==> flow/design.v <==
module uart_rx#(
	parameter CLK_FRE 	= 50,
	parameter UART_RATE = 115200
	) (
	input 				clk,    
	input 				rst_n,
	output 	 			recv_en,	
	output reg 	[ 7:0] 	recv_data,	
	input 				rx_pin 
);
parameter  RATE_CNT = (CLK_FRE * 1000_000 / UART_RATE) - 1;
reg [10:0] clk_cnt;
localparam WAIT = 2'd0, START = 2'd1, RECV = 2'd2, STOP = 2'd3;
reg [1:0] state;
assign recv_en = clk_cnt == RATE_CNT * 3 / 2;
reg [ 7:0] recv_data_r;
reg [ 2:0] recv_cnt;
always@(posedge clk)
	if(!rst_n)begin
		state 		<= WAIT;
		clk_cnt 	<= 0;
		recv_data 	<= 0;
	end
	else
	case(state)
		WAIT:
			if(!rx_pin)begin 
				recv_cnt <= 'd0;
				state <= START;
			end
		START:begin 
			if(clk_cnt == RATE_CNT / 2)begin 
				clk_cnt <= 0;
				state <= RECV;
			end
			else
				clk_cnt <= clk_cnt + 1;
		end
		RECV:begin 
			if(clk_cnt == RATE_CNT)begin 
				clk_cnt <= 0;
				recv_data_r[recv_cnt] <= rx_pin;
				recv_cnt <= recv_cnt + 1;
				state <= (recv_cnt == 7 )?STOP : RECV ;
			end
			else
				clk_cnt <= clk_cnt + 1;
		end
		STOP:begin 
			recv_data <= recv_data_r;
			if(clk_cnt == RATE_CNT * 3 / 2)begin 
				clk_cnt <= 0;
				state <= WAIT;
			end
			else 
				clk_cnt <= clk_cnt + 1;
		end
	endcase
endmodule
module uart_tx#(
	parameter CLK_FRE 	= 50,
	parameter UART_RATE = 115200
	) (
	input 				clk,    
	input 				rst_n,
	input 				send_en ,	
	output 	 			send_busy ,	
	input 		[ 7:0] 	send_data ,	
	output reg 			tx_pin
);
parameter  RATE_CNT = (CLK_FRE * 1000_000 / UART_RATE) - 1;
reg [10:0] clk_cnt;
localparam WAIT = 2'd0, START = 2'd1, SEND = 2'd2, STOP = 2'd3;
reg [1:0] state;
assign send_busy = state != WAIT;
reg [ 7:0] send_data_r;
reg [ 2:0] send_cnt;
always@(posedge clk)
	if(!rst_n)begin
		state 	<= WAIT;
		clk_cnt <= 0;
		tx_pin 	<= 1;
	end
	else
	case(state)
		WAIT:
			if(send_en)begin 
				send_data_r <= send_data;
				send_cnt <= 'd0;
				state <= START;
			end
		START:begin 
			tx_pin <= 0;
			if(clk_cnt == RATE_CNT)begin 
				clk_cnt <= 0;
				state <= SEND;
			end
			else
				clk_cnt <= clk_cnt + 1;
		end
		SEND:begin 
			tx_pin <= send_data_r[send_cnt];
			if(clk_cnt == RATE_CNT)begin 
				clk_cnt <= 0;
				send_cnt <= send_cnt + 1;
				state <= (send_cnt == 7 )?STOP : SEND ;
			end
			else
				clk_cnt <= clk_cnt + 1;
		end
		STOP:begin 
			tx_pin <= 1;
			if(clk_cnt == RATE_CNT)begin 
				clk_cnt <= 0;
				state <= WAIT;
			end
			else
				clk_cnt <= clk_cnt + 1;
		end
	endcase
endmodule
module uart_top (
	input 		clk,    
	input 		rst_n,
	input 		uart_rx,
	output		uart_tx
);
parameter CLK_FRE 		= 50;
parameter UART_RATE 	= 115200;
localparam SEND = 2'd0, WAIT = 2'd1;
reg [1:0] state;
reg  [31:0] wait_cnt;
reg  [ 7:0] send_cnt;
reg  [ 7:0] send_data;
reg  	    send_en;
wire [ 7:0] recv_data;
wire 		recv_en;
wire 		send_busy;
parameter 	ENG_NUM  = 9; 
parameter 	CHE_NUM  = 2; 
parameter 	DATA_NUM = CHE_NUM * 3 + ENG_NUM;  
wire [ DATA_NUM * 8 - 1:0] char_data = {8'hE4,8'hBD,8'hA0,8'hE5,8'hA5,8'hBD,"  World","\r\n"};
wire [ 7:0] char_byte = (send_cnt < DATA_NUM) ? char_data[ (DATA_NUM - 1 - send_cnt) * 8 +: 8] : 8'h00;
always@(posedge clk)
	if(!rst_n)begin
		state 		<= SEND;
		wait_cnt 	<= 0;
		send_cnt 	<= 0;
		send_en 	<= 'b0;
	end
	else
	case(state)
		SEND:begin  
			if(send_cnt == DATA_NUM + 1)begin 
				send_en 	<= 'b0;
				send_cnt 	<=  0;
				state 		<= WAIT;
			end
			else if(!send_busy)begin
				send_en 	<= 'b1;
				send_data 	<= char_byte;
				send_cnt 	<= send_cnt + 1;
			end
		end
		WAIT: 
			if(wait_cnt == CLK_FRE * 1000_000)begin 
				wait_cnt <= 0;
				state <= SEND;
			end
			else begin
				send_en <= recv_en;
				send_data <= recv_data;
				wait_cnt <= wait_cnt + 1;
			end
	endcase
uart_tx #(
	.CLK_FRE 	(CLK_FRE 	),
	.UART_RATE 	(UART_RATE 	)
	)uart_tx_m0(
	.clk 		(clk 		),
	.rst_n 		(rst_n 		),
	.send_en 	(send_en 	),
	.send_busy 	(send_busy 	),
	.send_data 	(send_data 	),
	.tx_pin 	(uart_tx 	)
	);
uart_rx #(
	.CLK_FRE 	(CLK_FRE 	),
	.UART_RATE 	(UART_RATE 	)
	)uart_rx_m0(
	.clk 		(clk 		),
	.rst_n 		(rst_n 		),
	.recv_en 	(recv_en 	),
	.recv_data 	(recv_data 	),
	.rx_pin 	(uart_rx 	)
	);
endmodule
### From RTL to reports: uart_top

The steps from the RTL of uart_top to its reports follow in flow order.
Line numbers count from 1 in the design file above.
The mark n/a stands for no value.

| inputs | value |
|---|---|
| design top | uart_top |
| clock input | clk |
| standard-cell library | sky130hd |
| corner | tt_025C_1v80 |

### Elaborated design

Counts by Yosys on the flattened word-level netlist (proc, flatten, opt, wreduce; memories kept). Register bits leave out memories and registers merged into their read ports (data or address). Print and check cells are left out.

| word-level totals | value |
|---|---|
| ROM bits | 0 |
| latch bits | 0 |
| RAM bits | 0 |
| flip-flop bits (word level) | 108 |
| input port bits | 3 |
| clocked read ports x word width | 0 |
| memory cells | 0 |

| operators by class | value |
|---|---|
| reduce/logical cells | 23 |
| equal/unequal tests | 30 |
| multiplexer cells | 42 |
| bitwise gates (word level) | 4 |
| shift-type cells | 4 |
| $lt $le $gt $ge | 1 |
| multiply operators | 0 |
| divide/modulo/power cells | 0 |
| add/sub/neg operators | 8 |

Operator list:

| kind | count |
|---|---|
| 120-bit by 12-bit variable part select with 8-bit output with constant A | 1 |
| 8-bit two-way mux | 8 |
| 11-bit two-way mux | 5 |
| 11-bit case mux with 3-bit select | 1 |
| 32-bit by 1-bit adder with 32-bit output with constant B | 1 |
| 32-bit by 26-bit == test with 1-bit output with constant B | 1 |
| 32-bit two-way mux | 1 |
| 11-bit by 1-bit adder with 11-bit output with constant B | 2 |
| 11-bit by 9-bit == test with 1-bit output with constant B | 2 |
| 2-bit two-way mux | 10 |
| 2-bit != test with constant B | 8 |
| 8-bit case mux with 2-bit select | 1 |
| 2-bit case mux with 4-bit select | 2 |
| 5-bit AND reduction | 3 |
| 2-bit by 1-bit != test with 1-bit output with constant B | 6 |
| 3-bit AND reduction | 4 |
| 3-bit case mux with 2-bit select | 2 |
| 3-bit two-way mux | 4 |
| 11-bit by 10-bit == test with 1-bit output with constant B | 1 |
| 11-bit by 8-bit == test with 1-bit output with constant B | 1 |
| 4-bit by 8-bit subtractor with 9-bit output with constant A | 1 |
| 1-bit by 4-bit variable shift with 8-bit output | 1 |
| 1-bit by 4-bit variable shift with 8-bit output with constant A | 1 |
| 2-bit == test with constant B | 4 |
| 2-bit nonzero test | 4 |
| 4-bit AND reduction | 2 |
| 4-bit nonzero test | 2 |
| 8-bit by 1-bit adder with 8-bit output with constant B | 1 |

Not listed: further kinds 20, cells in them 32.

### Depth

Depth = most cells in a row (Yosys ltp): at word level without a register or memory, in the mapped netlist without a sequential cell, where the memories' decode and read muxes count.

| depth | value |
|---|---|
| depth after elaboration | 7 |
| ABC_AREA | 1 |
| depth in mapped cells | 12 |
| depth with buffers taken out | 11 |

### After synthesis

Yosys stat after the flow's synthesis: flattened, memories mapped to cells. It holds for the ABC_AREA given above (unset counts as 0); a run with the other value may have another netlist.
The area totals of this step are shown rounded.

| mapped netlist | value |
|---|---|
| mapped cells | 774 |
| buffer cells | 10 |
| flip-flop cells | 110 |
| cell area after synthesis | 0.00597 mm² |

Cell types:

| type | count | total area (µm²) |
|---|---|---|
| sky130_fd_sc_hd__dfxtp_1 | 80 | 1.6E+03 |
| sky130_fd_sc_hd__edfxtp_1 | 30 | 900.864 |
| sky130_fd_sc_hd__nand2_1 | 146 | 548.026 |
| sky130_fd_sc_hd__nor2_1 | 117 | 439.171 |
| sky130_fd_sc_hd__inv_1 | 86 | 322.81 |
| sky130_fd_sc_hd__ha_1 | 22 | 275.264 |
| sky130_fd_sc_hd__nand3_1 | 49 | 245.235 |
| sky130_fd_sc_hd__o21ai_0 | 43 | 215.206 |
| sky130_fd_sc_hd__xor2_1 | 21 | 183.926 |
| sky130_fd_sc_hd__a21oi_1 | 24 | 120.115 |
| sky130_fd_sc_hd__nand4_1 | 16 | 100.096 |
| sky130_fd_sc_hd__nor2_2 | 16 | 100.096 |
| sky130_fd_sc_hd__nor3_1 | 20 | 100.096 |
| sky130_fd_sc_hd__nor3_2 | 9 | 90.086 |
| sky130_fd_sc_hd__nand2_2 | 9 | 56.304 |
| sky130_fd_sc_hd__xnor2_1 | 6 | 52.55 |
| sky130_fd_sc_hd__nand4_2 | 4 | 50.048 |
| sky130_fd_sc_hd__nor2_4 | 4 | 45.043 |

Other cell types: 32; their cells: 72.

### Path before layout

Path of least setup slack by OpenSTA after synthesis, without wires, with an ideal clock, recovery checks aside; 20% of the period is set as input and as output delay. Where synthesis merged equal registers, the netlist keeps one of their names.

| timing path after synthesis | value |
|---|---|
| kind | input to register |
| start point | input rst_n |
| end point | register uart_rx_m0.recv_data_r[0] |
| driving pins on the path | 3 |
| path buffers | 1 |
| input delay | 4.000 ns |
| path slack | 14.695 ns |
| arrival | 4.922 ns |
| period | 20.0 ns |
| path delay | 1.305 ns |
| synthesis period reached | 5.305 ns |

"path delay" = arrival - input delay + setup time.
"driving pins on the path": output pins that drive a net of the path, with the launching flip-flop's if there is one; two outputs of one cell count as two.
"synthesis period reached" is the clock period less the worst setup slack; recovery checks do not enter. This is arithmetic on one report: input and output delays are still those of the set period (20% each).
The rows between start and end are the longest chain of elaborated cells between them; the timing report does not say that the signal goes this way. Where chains are equally long, one stands for them.
A line is the first line of the expression or statement that the cell stems from. Yosys adds cells for indexed reads and writes and turns some case tables into memories.

| on the way, after synthesis | value |
|---|---|
| path through | sky130_fd_sc_hd__inv_1 sky130_fd_sc_hd__clkbuf_1 sky130_fd_sc_hd__nor3_1 |
| cells in the longest elaborated chain | 1 |

RTL lines, path after synthesis:

| what | RTL line | source |
|---|---|---|
| start: declaration | 124 | `input rst_n,` |
| 3-bit AND reduction | n/a |  |
| end: assignment | 42 | `recv_data_r[recv_cnt] <= rx_pin;` |
| end: declaration | 16 | `reg [ 7:0] recv_data_r;` |

### Path in the finished layout

Path of least setup slack in the final report of entry A (OpenROAD, finished layout, wires in). Where an end is a register, its clock arrival counts in the times.

| timing path after layout | value |
|---|---|
| kind | input to register |
| start point | input rst_n |
| end point | register uart_rx_m0.recv_data_r[6] |
| driving pins on the path | 5 |
| period | 6.52 ns |
| input delay | 1.30 ns |
| path slack | 3.34 ns |
| arrival | 3.17 ns |
| path buffers | 3 |

The rows between start and end are the longest chain of elaborated cells between them; the timing report does not say that the signal goes this way. Where chains are equally long, one stands for them.

| on the way, after layout | value |
|---|---|
| path through | sky130_fd_sc_hd__clkdlybuf4s50_1 sky130_fd_sc_hd__buf_4 sky130_fd_sc_hd__inv_1 sky130_fd_sc_hd__buf_4 sky130_fd_sc_hd__nor3_1 |
| cells in the longest elaborated chain | 1 |

RTL lines, path after layout:

| what | RTL line | source |
|---|---|---|
| start: declaration | 124 | `input rst_n,` |
| 3-bit AND reduction | n/a |  |
| end: assignment | 42 | `recv_data_r[recv_cnt] <= rx_pin;` |
| end: declaration | 16 | `reg [ 7:0] recv_data_r;` |

Subject: uart_top on sky130hd, stored results

Hello all,

Measured data: module uart_top, platform sky130hd, 3 stored runs of the flow under differing settings, order arbitrary. Input and output delays are each 20% of the period that was set; the output load is 0.01 pF.
"worst path time" = time allowed to the worst setup path (clock period - input delay - output delay, where it has them) - its slack; a late launch clock adds to it, a late capture clock takes from it.
"total power after layout": no workload was simulated; the value follows from the tool's default switching activity.
Results are given in rounded form.
Settings: - = not set for that run.

| run name | ABC_AREA | CELL_PAD_IN_SITES_DETAIL_PLACEMENT | CELL_PAD_IN_SITES_GLOBAL_PLACEMENT | CORE_ASPECT_RATIO | CORE_MARGIN | CORE_UTILIZATION | CTS_CLUSTER_DIAMETER | CTS_CLUSTER_SIZE | GPL_ROUTABILITY_DRIVEN | HOLD_SLACK_MARGIN | MAX_ROUTING_LAYER | MIN_ROUTING_LAYER | PLACE_DENSITY_LB_ADDON | SETUP_SLACK_MARGIN | SLEW_MARGIN | TNS_END_PERCENT | period_ns | CAP_MARGIN | PLACE_DENSITY | area inside the die boundary (mm²) | setup slack of the worst path (ns) | standard-cell area after layout (mm²) | total power after layout (W) | worst path time (ns) | type of the worst setup path | netlist area reported by Yosys (mm²) | setup TNS (ns) | final worst hold slack (ns) |
|---|---|---|---|---|---|---|---|---|---|---|---|---|---|---|---|---|---|---|---|---|---|---|---|---|---|---|---|---|
| entry A | 1 | 0 | 1 | 1.18 | 2 | 37 | 130 | 40 | 0 | 0.19 | met4 | met2 | 0.13 | 0.82 | 10 | 60 | 6.52 | 20 | - | 0.0172 | 3.34 | 0.00648 | 0.00182 | 1.88 | input to register | 0.00597 | 0.000 | 0.424 |
| entry B | - | - | - | - | 2 | 40 | - | - | - | - | - | - | - | - | 20 | - | 20.0 | 20 | - | 0.0147 | 14.4 | 0.00598 | 0.000559 | 1.57 | input to register | 0.00549 | 0.000 | 0.418 |
| entry C | - | - | - | 0.89 | 6 | 46 | - | 27 | 0 | - | - | - | - | 2.48 | 20 | - | 8.93 | 0 | 0.59 | 0.0147 | 5.44 | 0.00595 | 0.00125 | 1.71 | input to register | 0.00549 | 0.000 | 0.422 |

Thanks
